==> flow/design.v <==
`timescale 1ns / 1ps
module xbip_dsp48_macro_0 (
    input wire                 CLK,
    input wire                 CE,
    input wire signed  [7:0]   A,
    input wire signed  [7:0]   B,
    input wire signed  [30:0]  C,
    output wire signed [31:0]  P
);
assign P = A * B + C;
endmodule
`timescale 1ns / 1ps
module MAC(
    input wire rstn_i,
    input wire clk_i,
    input wire dsp_enable_i,
    input wire dsp_valid_i,
    input wire signed [7:0] dsp_input_i,
    input wire signed [7:0] dsp_weight_i,
    output wire valid_o_d,
    output reg done_o,
    output wire signed [31:0] dsp_output_o
);
reg signed [30:0] partial_sum;     
reg signed [31:0] dsp_output;
wire signed [31:0] dsp_temp;
wire dsp_valid_o;
reg [1:0] dsp_valid_delay;
assign dsp_output_o = dsp_output;
assign dsp_valid_o = dsp_valid_delay[0];
assign valid_o_d = dsp_valid_delay[1];
always @(posedge clk_i or negedge rstn_i) begin
    if (!rstn_i) begin
        partial_sum <= 0;
    end else if (valid_o_d) begin
        partial_sum <= 0;
    end else begin
        partial_sum <= $signed ({dsp_temp[31],dsp_temp[29:0]});
    end 
end
always @(posedge clk_i or negedge rstn_i) begin
    if (!rstn_i) begin
        dsp_valid_delay <=0;
    end
    else begin
        dsp_valid_delay[0] <= dsp_valid_i;
        dsp_valid_delay[1] <= dsp_valid_delay[0];
    end
end
always @(posedge clk_i or negedge rstn_i) begin    
    if(!rstn_i) begin
        dsp_output <= 0;
        done_o <= 0;
    end
    else if (dsp_valid_o) begin
        dsp_output <= dsp_temp;
        done_o <= 1;
    end
    else begin
        dsp_output <=0;
        done_o <= 0;
    end
end 
xbip_dsp48_macro_0 DSP_for_MAC (
    .CLK(clk_i),              
    .CE(dsp_enable_i),        
    .A(dsp_input_i),          
    .B(dsp_weight_i),         
    .C(partial_sum),          
    .P(dsp_temp)              
);
endmodule
module Quantize
#(
    parameter WIDTH_INPUT       = 32, 
    parameter WIDTH_OUTPUT      = 8,
    parameter NUM_CALCULATE     = 8,
    parameter SCALIING_FACTOR   = 2408, 
    parameter QUANTIZE_BIT      = 8
)
(
    input wire                              clk_i,           
    input wire                              rstn_i,          
    input wire                              i_q_en,          
    input wire signed   [WIDTH_INPUT-1:0]   din_i,           
    output wire signed  [WIDTH_OUTPUT-1:0]  o_qout,          
    output wire                             o_qvalid,        
    output wire                             done_o           
);
    localparam LOCAL_COUNTER = $clog2(NUM_CALCULATE);  
    reg         [LOCAL_COUNTER-1:0] rCnt;                
    reg signed  [WIDTH_INPUT-1:0]   rScaled;             
    reg signed  [WIDTH_OUTPUT-1:0]  rClipped;            
    reg     rEn_delay;                                   
    reg     q_valid;                                     
    reg     q_done;                                      
    always @(posedge clk_i) begin
        if (!rstn_i) begin
            rEn_delay <= 0;                        
        end else begin
            rEn_delay <= i_q_en;                   
        end
    end
    always @(posedge clk_i or negedge rstn_i) begin
        if (!rstn_i) begin
            rScaled <= 0;                           
        end else if(din_i >= 0) begin
            rScaled <= (din_i + SCALIING_FACTOR / 2) / SCALIING_FACTOR;  
        end else begin
            rScaled <= (din_i - SCALIING_FACTOR / 2) / SCALIING_FACTOR;  
        end
    end
    always @(posedge clk_i) begin
        if (!rstn_i) begin
            q_valid <= 0;                          
            q_done  <= 0;                          
        end else if (rEn_delay) begin
            q_valid <= 1;                          
        end else if (rCnt == NUM_CALCULATE-2) begin
            q_done  <= 1;                           
        end else if (rCnt == NUM_CALCULATE-1) begin
            q_done  <= 0;                           
            q_valid <= 0;                          
        end
    end
    always @(posedge clk_i) begin
        if (!rstn_i) begin
            rCnt    <= 0;                              
        end else if(q_valid) begin
            rCnt <= rCnt + 1;                       
        end else begin
            rCnt <= 0;                              
        end
    end
    always @(posedge clk_i or negedge rstn_i) begin
        if (!rstn_i) begin
            rClipped <= 0;                          
        end else if (q_valid | rEn_delay) begin
            case(rScaled[QUANTIZE_BIT:QUANTIZE_BIT-1])
                2'b01:  begin
                    rClipped <= {(QUANTIZE_BIT-1){1'b1}};  
                end
                2'b10:  begin
                    rClipped <= {1'b1,{(QUANTIZE_BIT-1){1'b0}}};  
                end
                default:    begin
                    rClipped <= rScaled[QUANTIZE_BIT-1:0];  
                end
            endcase
        end else begin
            rClipped <= 0;                          
        end
    end    
    assign o_qvalid = q_valid;                     
    assign done_o   = q_done;                        
    assign o_qout   = rClipped;                      
endmodule
module Dequantize
#(
    parameter WIDTH_INPUT       = 32,
    parameter WIDTH_OUTPUT      = 32,
    parameter SCALIING_FACTOR_X = 2408,   
    parameter SCALIING_FACTOR_Y = 134,    
    parameter NUM_COUNTER_BIT   = 3,
    parameter NUM_CALCULATE     = 4
)
(
    input wire  clk_i,                               
    input wire  rstn_i,                              
    input wire signed   [WIDTH_INPUT-1:0]   din_i,   
    input wire  valid_i,                             
    output wire valid_o,                             
    output wire done_o,                              
    output wire signed  [WIDTH_OUTPUT-1:0]  dout_o   
);
    reg         [NUM_COUNTER_BIT-1:0]   rCnt;            
    reg signed  [WIDTH_OUTPUT-1:0]      rScaled;         
    reg         q_done;                                  
    reg [1:0]   valid_delay;                             
    always @(posedge clk_i or negedge rstn_i) begin
        if (!rstn_i) begin
            rScaled <= 0;
        end else begin
            rScaled <= din_i * SCALIING_FACTOR_X * SCALIING_FACTOR_Y; 
        end
    end
    always @(posedge clk_i or negedge rstn_i) begin
        if (!rstn_i) begin
            q_done <= 0;
        end else if (rCnt == NUM_CALCULATE-2) begin
            q_done <= 1;
        end else if (rCnt == NUM_CALCULATE-1) begin
            q_done <= 0;
        end
    end
    always @(posedge clk_i or negedge rstn_i) begin
        if (!rstn_i) begin
            rCnt <= 0;
        end else if (valid_o) begin
            rCnt <= rCnt + 1;
        end else begin
            rCnt <= 0;
        end
    end
    always @(posedge clk_i or negedge rstn_i) begin
        if (!rstn_i) begin
            valid_delay <= 0;
        end else begin
            valid_delay[0] <= valid_i;
            valid_delay[1] <= valid_delay[0];
        end
    end
    assign done_o = q_done;
    assign valid_o = valid_delay[1];
    assign dout_o = rScaled;
endmodule
module top(
    input wire                  clk_i,           
    input wire                  rstn_i,          
    input wire                  start_i,         
    input wire signed   [31:0]  vector_x_i,      
    input wire signed   [31:0]  quant_w_i,       
    output wire                 done_o,          
    output wire signed  [31:0]  dout_o           
);
wire quantize_done;                        
wire dequantize_done;                      
wire signed [7:0]   quantized_data;          
wire signed [31:0]  mac_out [3:0];           
reg signed  [31:0]  mac_o [3:0];             
wire valid;                                
wire mac_done;                             
wire [3:0] mac_done_w;                     
assign mac_done = mac_done_w[0];
reg q_valid;                               
reg [31:0] q_in;                           
Quantize #(
    .WIDTH_INPUT(32), 
    .WIDTH_OUTPUT(8),
    .NUM_CALCULATE(8),                     
    .SCALIING_FACTOR(2408),                
    .QUANTIZE_BIT(8) 
) quantize_inst (
    .clk_i(clk_i),                         
    .rstn_i(rstn_i),                       
    .i_q_en(start_i),                      
    .din_i(vector_x_i),                    
    .o_qout(quantized_data),               
    .o_qvalid(valid),                      
    .done_o(quantize_done)                 
);
genvar i;
generate 
    for (i = 0; i < 4; i = i + 1) begin : mac_gen
        MAC mymac(
            .clk_i(clk_i),                 
            .rstn_i(rstn_i),               
            .dsp_enable_i(valid),          
            .dsp_valid_i(quantize_done),   
            .dsp_input_i(quantized_data),  
            .dsp_weight_i(quant_w_i[32-1-8*i:32-8*(i+1)]),  
            .done_o(mac_done_w[i]),        
            .dsp_output_o(mac_out[i])      
        );
        always @(posedge clk_i or negedge rstn_i) begin
            if (!rstn_i) begin
                mac_o[i] <= 0;             
            end else if (mac_done) begin
                mac_o[i] <= mac_out[i];    
            end
        end
    end
endgenerate
Dequantize #(
    .WIDTH_INPUT(32),                      
    .WIDTH_OUTPUT(32), 
    .SCALIING_FACTOR_X(2408), 
    .SCALIING_FACTOR_Y(134),
    .NUM_COUNTER_BIT(3),                   
    .NUM_CALCULATE(4) 
) dequantize_inst (
    .clk_i(clk_i),                         
    .rstn_i(rstn_i),                       
    .din_i(q_in),                          
    .valid_i(q_valid),                     
    .done_o(dequantize_done),              
    .dout_o(dout_o)                        
);
reg [1:0] qCnt;                            
always @(posedge clk_i or negedge rstn_i) begin
    if (!rstn_i) begin
        qCnt <= 0;                         
    end else if (q_valid) begin
        qCnt <= qCnt + 1;                  
    end
end
always @(posedge clk_i or negedge rstn_i) begin
    if (!rstn_i) begin
        q_valid <= 0;                      
    end else if (mac_done) begin
        q_valid <= 1;                      
    end else if (qCnt == 3) begin
        q_valid <= 0;                      
    end
end
always @(posedge clk_i or negedge rstn_i) begin
    if (!rstn_i) begin
        q_in <= 0;                         
    end else if (q_valid) begin
        q_in <= mac_o[qCnt];               
    end else begin
        q_in <= 0;                         
    end
end
assign done_o = dequantize_done ? 1 : 0;   
endmodule
Reports on top
The steps from the RTL of top to its reports follow in flow order. Line numbers count from 1 in the design file above. Operators: Yosys type, input widths -> output width; for muxes data width and select width s. Library cell names are shortened. A cell with -- has no value.

Top module: top. Clock: clk_i. Standard-cell library: sky130hd. Library corner: tt_025C_1v80.

Elaborated design
Source: Yosys, flattened and elaborated. Widths are those after wreduce. Registers that Yosys merges into a memory's read port (data or address) are not register bits. Print and check cells do not count. Equal cells are merged and count once.

For bits in registers the number is 481. Latch bits: 0. The figure for bits in writable memories is 0. The entry for bits in read-only memories reads 0. Clocked read ports x word width: 0. Under memories stands 0. The figure for input bits is 67. Output and inout bits: 33. The entry for cells after elaboration reads 92.

Under $add $sub $neg stands 9. The entry for multipliers reads 6. The figure for divide/modulo/power cells is 2. The figure for $lt $le $gt $ge is 1. For eq/ne operators the number is 10. Under shifts and indexed selects stands 0. Mux-type cells: 24. Bitwise operators: 2. Under reduce/logical cells stands 8.

Operator list (count): $div 32x13->32 const B (2); $mul 8x8->16 (4); $mul 32x10->29 const B (1); $mul 29x8->28 const B (1); $mux 32 (5); $add 32x31->32 (4); $pmux 32 s4 (1); $mux 31 (4); $ge 32x1->1 const B (1); $add 32x12->32 const B (1); $sub 32x12->32 const B (1); $pmux 8 s2 (1); $mux 1 (10); $mux 9 (1); $reduce_bool 2->1 (4); $mux 8 (1); $eq 2x2->1 const B (3); $reduce_and 2->1 (3); $add 3x1->3 const B (2); $eq 3x2->1 const B (2); $eq 3x3->1 const B (2); $eq 2x1->1 const B (2); $mux 3 (1); $add 2x1->2 const B (1); $ne 2x1->1 const B (1); $logic_not 2->1 (1); $or 1x1->1 (1); $not 1->1 (1).

Longest topological paths
Yosys ltp: most cells in a row. Word level: on the elaborated netlist, between registers, memories and ports. Mapped: between sequential cells and ports; inverters and the memories' decode and read muxes count.

Under depth after elaboration stands 4. The figure for ABC_AREA is 0. Depth in mapped cells: 98. Mapped depth without buffers: 78.

After synthesis
The flow's flattened synthesis, as Yosys stat reports it; memories are mapped. The netlist is that of the ABC_AREA named above (0 if unset); the other value can give another one. The area totals of this step are shown rounded.

Cells by type: dfrtp_1 (count 420, total area 1.05E+04 um2); fa_1 (count 307, total area 6.15E+03 um2); ha_1 (count 442, total area 5.53E+03 um2); xnor2_1 (count 264, total area 2.31E+03 um2); and2_1 (count 318, total area 1.99E+03 um2); inv_1 (count 516, total area 1.94E+03 um2); a21oi_1 (count 306, total area 1.53E+03 um2); mux2_2 (count 130, total area 1.46E+03 um2); o21bai_1 (count 159, total area 1.19E+03 um2); nand2_1 (count 307, total area 1.15E+03 um2); xor2_1 (count 110, total area 963.424 um2); nor2b_1 (count 124, total area 775.744 um2); nor2_1 (count 200, total area 750.72 um2); o21ai_0 (count 128, total area 640.614 um2); mux2i_1 (count 48, total area 480.461 um2); clkbuf_1 (count 119, total area 446.678 um2); nand3_1 (count 69, total area 345.331 um2); nor3_1 (count 67, total area 335.322 um2).

Not listed: further types 126, cells in them 830.

Cell count: 4864. Synthesis area: 45500 um2. For sequential area the number is 10600 um2. The entry for flip-flop cells reads 426. For buffer cells the number is 170.

The figures by module come from a second, unflattened synthesis with its own total; it is not the netlist above.

Under cell total of the unflattened synthesis stands 5830. The entry for area total of the unflattened synthesis reads 57800 um2.

Each row is one instance without its submodules.

Modules: xbip_dsp48_macro_0 (instances 4, cells 538, area 5430 um2, sequential area 0.0 um2); Quantize (instances 1, cells 1904, area 13900 um2, sequential area 546 um2); MAC (instances 4, cells 135, area 2090 um2, sequential area 1630 um2); Dequantize (instances 1, cells 734, area 7220 um2, sequential area 851 um2); top (instances 1, cells 500, area 6640 um2, sequential area 4080 um2).

Worst setup path after synthesis
Source: OpenSTA report_checks on the synthesized netlist (no wires, ideal clock, input and output delay 20% of the period each), path of least setup slack; recovery checks are left aside. Register names are those of the netlist, which keeps one name where synthesis merged equal registers.

Path type: input port to flip-flop. From: in vector_x_i[31]. To: reg quantize_inst.rScaled[6]. For period the number is 33.0 ns. The entry for external input delay reads 6.600 ns. The entry for setup time reads 0.080 ns. Under time at the first pin stands 6.600 ns. Arrival time: 26.473 ns. The figure for required time is 32.920 ns. The entry for setup slack reads 6.447 ns. Under delay of the path stands 19.953 ns. The figure for stages on the path is 89. Under path buffers stands 13. For synthesis period reached the number is 26.553 ns.

"delay of the path" = arrival - input delay + setup time. "stages on the path" counts driving pins, that of a launching flip-flop among them; a cell with two outputs on the path counts twice. "synthesis period reached" is the clock period less the worst setup slack; recovery checks do not enter. This is arithmetic on one report: input and output delays are still those of the set period (20% each). Between the ends stands the longest chain of elaborated cells between them, by number of cells; it is not shown to be the way that was timed. Of several equally long chains one is given. Each line given opens the expression or statement behind the cell; cells for indexed reads and writes are added by Yosys, which also makes memories of some case tables. A register here has more assigning lines than the two given.

Path through: clkbuf_1 -> ha_1 -> buf_2 -> a21oi_2 -> o211ai_1 -> a221oi_2 -> nand2_1 -> xnor2_1 -> o211a_2 -> nand4bb_1 -> nor4_4 -> o311ai_2 -> and2_1 -> o21ai_1 -> xor2_1 -> buf_2 -> o311a_2 -> a21oi_4 -> [53 not listed] -> mux2i_1 -> xor2_1 -> o21ba_2 -> o21ai_4 -> a21oi_4 -> clkbuf_1 -> o21ai_1 -> o31ai_1 -> a31o_1 -> nand2_1 -> nand2_1 -> o211ai_1 -> o21ai_0 -> a21oi_1 -> ha_1 -> and3_1 -> a21oi_1 -> xnor2_1. Under cells in the longest elaborated chain stands 3. The figure for elaborated cells on any way between the ends is 6. Under RTL lines with such cells stands 3. Those cells by class: add/sub: 2; div: 2; compare: 1; mux: 1.

RTL lines, path post-synthesis: start: declaration (line 221) `input wire signed   [31:0]  vector_x_i,`; $sub 32x12->32 (line 110) `rScaled <= (din_i - SCALIING_FACTOR / 2) / SCALIING_FACTOR;`; $div 32x13->32 (line 110); $mux 9 (line 107) `end else if(din_i >= 0) begin`; end: assignment (line 108) `rScaled <= (din_i + SCALIING_FACTOR / 2) / SCALIING_FACTOR;`; end: assignment (line 110); end: declaration (line 92) `reg signed  [WIDTH_INPUT-1:0]   rScaled;`.

Worst path after layout
From the final timing report of flow run A: the path of least setup slack in the routed layout; clock arrival at registers is part of the times.

Path type: input port to flip-flop. From: in vector_x_i[31]. To: reg quantize_inst.rScaled[8]. For period the number is 33.0 ns. The entry for external input delay reads 6.60 ns. The entry for setup time reads 0.12 ns. Under time at the first pin stands 6.60 ns. Arrival time: 31.90 ns. The figure for required time is 33.52 ns. The entry for setup slack reads 1.61 ns. The figure for stages on the path is 88. Under path buffers stands 12.

Between the ends stands the longest chain of elaborated cells between them, by number of cells; it is not shown to be the way that was timed. Of several equally long chains one is given. A register here has more assigning lines than the two given.

Path through: clkdlybuf4s50_1 -> clkbuf_2 -> ha_1 -> buf_6 -> a21oi_1 -> o22ai_1 -> a221oi_2 -> nand2_1 -> xnor2_1 -> o211a_2 -> nor4bb_1 -> nand2_1 -> o221a_2 -> o21ai_2 -> o21ai_1 -> xor2_1 -> buf_2 -> o311a_2 -> [52 not listed] -> buf_4 -> mux2i_1 -> xor2_1 -> o21ba_2 -> o21ai_4 -> a21oi_4 -> clkbuf_1 -> nor3_1 -> xnor2_1 -> a21oi_2 -> a21oi_1 -> nand3b_4 -> nand2_1 -> a21oi_1 -> ha_1 -> and3_1 -> a21oi_1 -> xnor2_1. Under cells in the longest elaborated chain stands 3. The figure for elaborated cells on any way between the ends is 6. Under RTL lines with such cells stands 3. Those cells by class: add/sub: 2; div: 2; compare: 1; mux: 1.

RTL lines, path post-layout: start: declaration (line 221) `input wire signed   [31:0]  vector_x_i,`; $sub 32x12->32 (line 110) `rScaled <= (din_i - SCALIING_FACTOR / 2) / SCALIING_FACTOR;`; $div 32x13->32 (line 110); $mux 9 (line 107) `end else if(din_i >= 0) begin`; end: assignment (line 108) `rScaled <= (din_i + SCALIING_FACTOR / 2) / SCALIING_FACTOR;`; end: assignment (line 110); end: declaration (line 92) `reg signed  [WIDTH_INPUT-1:0]   rScaled;`.

Lab notebook: top

top through Yosys and OpenROAD on sky130hd: 3 stored runs, unordered, with their settings and measured results. The constraints put input and output delay at 20% of the set period each and load the outputs with 0.01 pF. "achieved period" = clock period - worst setup slack. The figure is calculated, with input and output delays left at 20% of the set period. "time on the worst setup path" is the time allowed to the run's worst setup path (the clock period less input and output delay, where it has them) less its slack. Clock arrival times count: a late capture clock shortens it, a late launch clock lengthens it. The results are shown rounded.

Files of flow run A:
==> flow/run.sh <==
#!/bin/bash
# the make line also repeats the synthesis and layout settings of config.mk as NAME=value (left out here)
make -C /OpenROAD-flow-scripts/flow DESIGN_CONFIG=/design/flow/config.mk WORK_HOME=/design/flow/orfs CLKGATE_MAP_FILE= finish
==> flow/config.mk <==
export PLATFORM = sky130hd
export DESIGN_NAME = top
export DESIGN_NICKNAME = top
export VERILOG_FILES = /design/flow/design.v
export SDC_FILE = /design/flow/constraint.sdc
export NUM_CORES = 4
export LEC_CHECK = 0
export CAP_MARGIN = 20
export CORE_ASPECT_RATIO = 1.8
export CORE_MARGIN = 10
export CORE_UTILIZATION = 40
export GPL_ROUTABILITY_DRIVEN = 0
export GPL_TIMING_DRIVEN = 0
export MIN_ROUTING_LAYER = met2
export SLEW_MARGIN = 20
==> flow/constraint.sdc <==
create_clock -name core_clock -period 33.0 [get_ports {clk_i}]
set_input_delay 6.6000 -clock core_clock [delete_from_list [all_inputs] [get_ports {clk_i}]]
set_output_delay 6.6000 -clock core_clock [all_outputs]
set_load 0.01 [all_outputs]

Results of flow run A. The area of the synthesized netlist is 45500 um2. The measured die size is 128000 um2. For the area of the standard cells in the finished layout the run shows 50300 um2. The utilization reads 44.4 %. The worst slack on setup checks comes to 1.61 ns. The measured setup TNS is 0.000 ns. The final worst hold slack comes to 0.348 ns. The achieved period reads 31.386 ns. The time on the worst setup path stands at 24.79 ns. Worst setup path kind: input port to flip-flop.

Files of flow run B:
==> flow/run.sh <==
#!/bin/bash
# the make line also repeats the synthesis and layout settings of config.mk as NAME=value (left out here)
make -C /OpenROAD-flow-scripts/flow DESIGN_CONFIG=/design/flow/config.mk WORK_HOME=/design/flow/orfs CLKGATE_MAP_FILE= finish
==> flow/config.mk <==
export PLATFORM = sky130hd
export DESIGN_NAME = top
export DESIGN_NICKNAME = top
export VERILOG_FILES = /design/flow/design.v
export SDC_FILE = /design/flow/constraint.sdc
export NUM_CORES = 4
export LEC_CHECK = 0
export CAP_MARGIN = 20
export CELL_PAD_IN_SITES_DETAIL_PLACEMENT = 0
export CELL_PAD_IN_SITES_GLOBAL_PLACEMENT = 3
export CORE_ASPECT_RATIO = 0.93
export CORE_MARGIN = 2
export CORE_UTILIZATION = 40
export CTS_CLUSTER_DIAMETER = 216
export GPL_ROUTABILITY_DRIVEN = 0
export SLEW_MARGIN = 20
export TNS_END_PERCENT = 10
==> flow/constraint.sdc <==
create_clock -name core_clock -period 33.0 [get_ports {clk_i}]
set_input_delay 6.6000 -clock core_clock [delete_from_list [all_inputs] [get_ports {clk_i}]]
set_output_delay 6.6000 -clock core_clock [all_outputs]
set_load 0.01 [all_outputs]

Results of flow run B. The area of the synthesized netlist is 45500 um2. The measured die size is 116000 um2. For the area of the standard cells in the finished layout the run shows 49900 um2. The utilization reads 44.2 %. The worst slack on setup checks comes to 2.46 ns. The measured setup TNS is 0.000 ns. The final worst hold slack comes to 0.345 ns. The achieved period reads 30.539 ns. The time on the worst setup path stands at 23.94 ns. Worst setup path kind: input port to flip-flop.

Files of flow run C:
==> flow/run.sh <==
#!/bin/bash
# the make line also repeats the synthesis and layout settings of config.mk as NAME=value (left out here)
make -C /OpenROAD-flow-scripts/flow DESIGN_CONFIG=/design/flow/config.mk WORK_HOME=/design/flow/orfs CLKGATE_MAP_FILE= finish
==> flow/config.mk <==
export PLATFORM = sky130hd
export DESIGN_NAME = top
export DESIGN_NICKNAME = top
export VERILOG_FILES = /design/flow/design.v
export SDC_FILE = /design/flow/constraint.sdc
export NUM_CORES = 4
export LEC_CHECK = 0
export CAP_MARGIN = 20
export CORE_MARGIN = 2
export CORE_UTILIZATION = 40
export SLEW_MARGIN = 20
==> flow/constraint.sdc <==
create_clock -name core_clock -period 20.8 [get_ports {clk_i}]
set_input_delay 4.1600 -clock core_clock [delete_from_list [all_inputs] [get_ports {clk_i}]]
set_output_delay 4.1600 -clock core_clock [all_outputs]
set_load 0.01 [all_outputs]

Results of flow run C. The area of the synthesized netlist is 45500 um2. The measured die size is 116000 um2. For the area of the standard cells in the finished layout the run shows 58200 um2. The utilization reads 51.7 %. The worst slack on setup checks comes to -2.15 ns. The measured setup TNS is -18.0 ns. The final worst hold slack comes to 0.347 ns. The achieved period reads 22.949 ns. The time on the worst setup path stands at 18.79 ns. Worst setup path kind: input port to flip-flop.
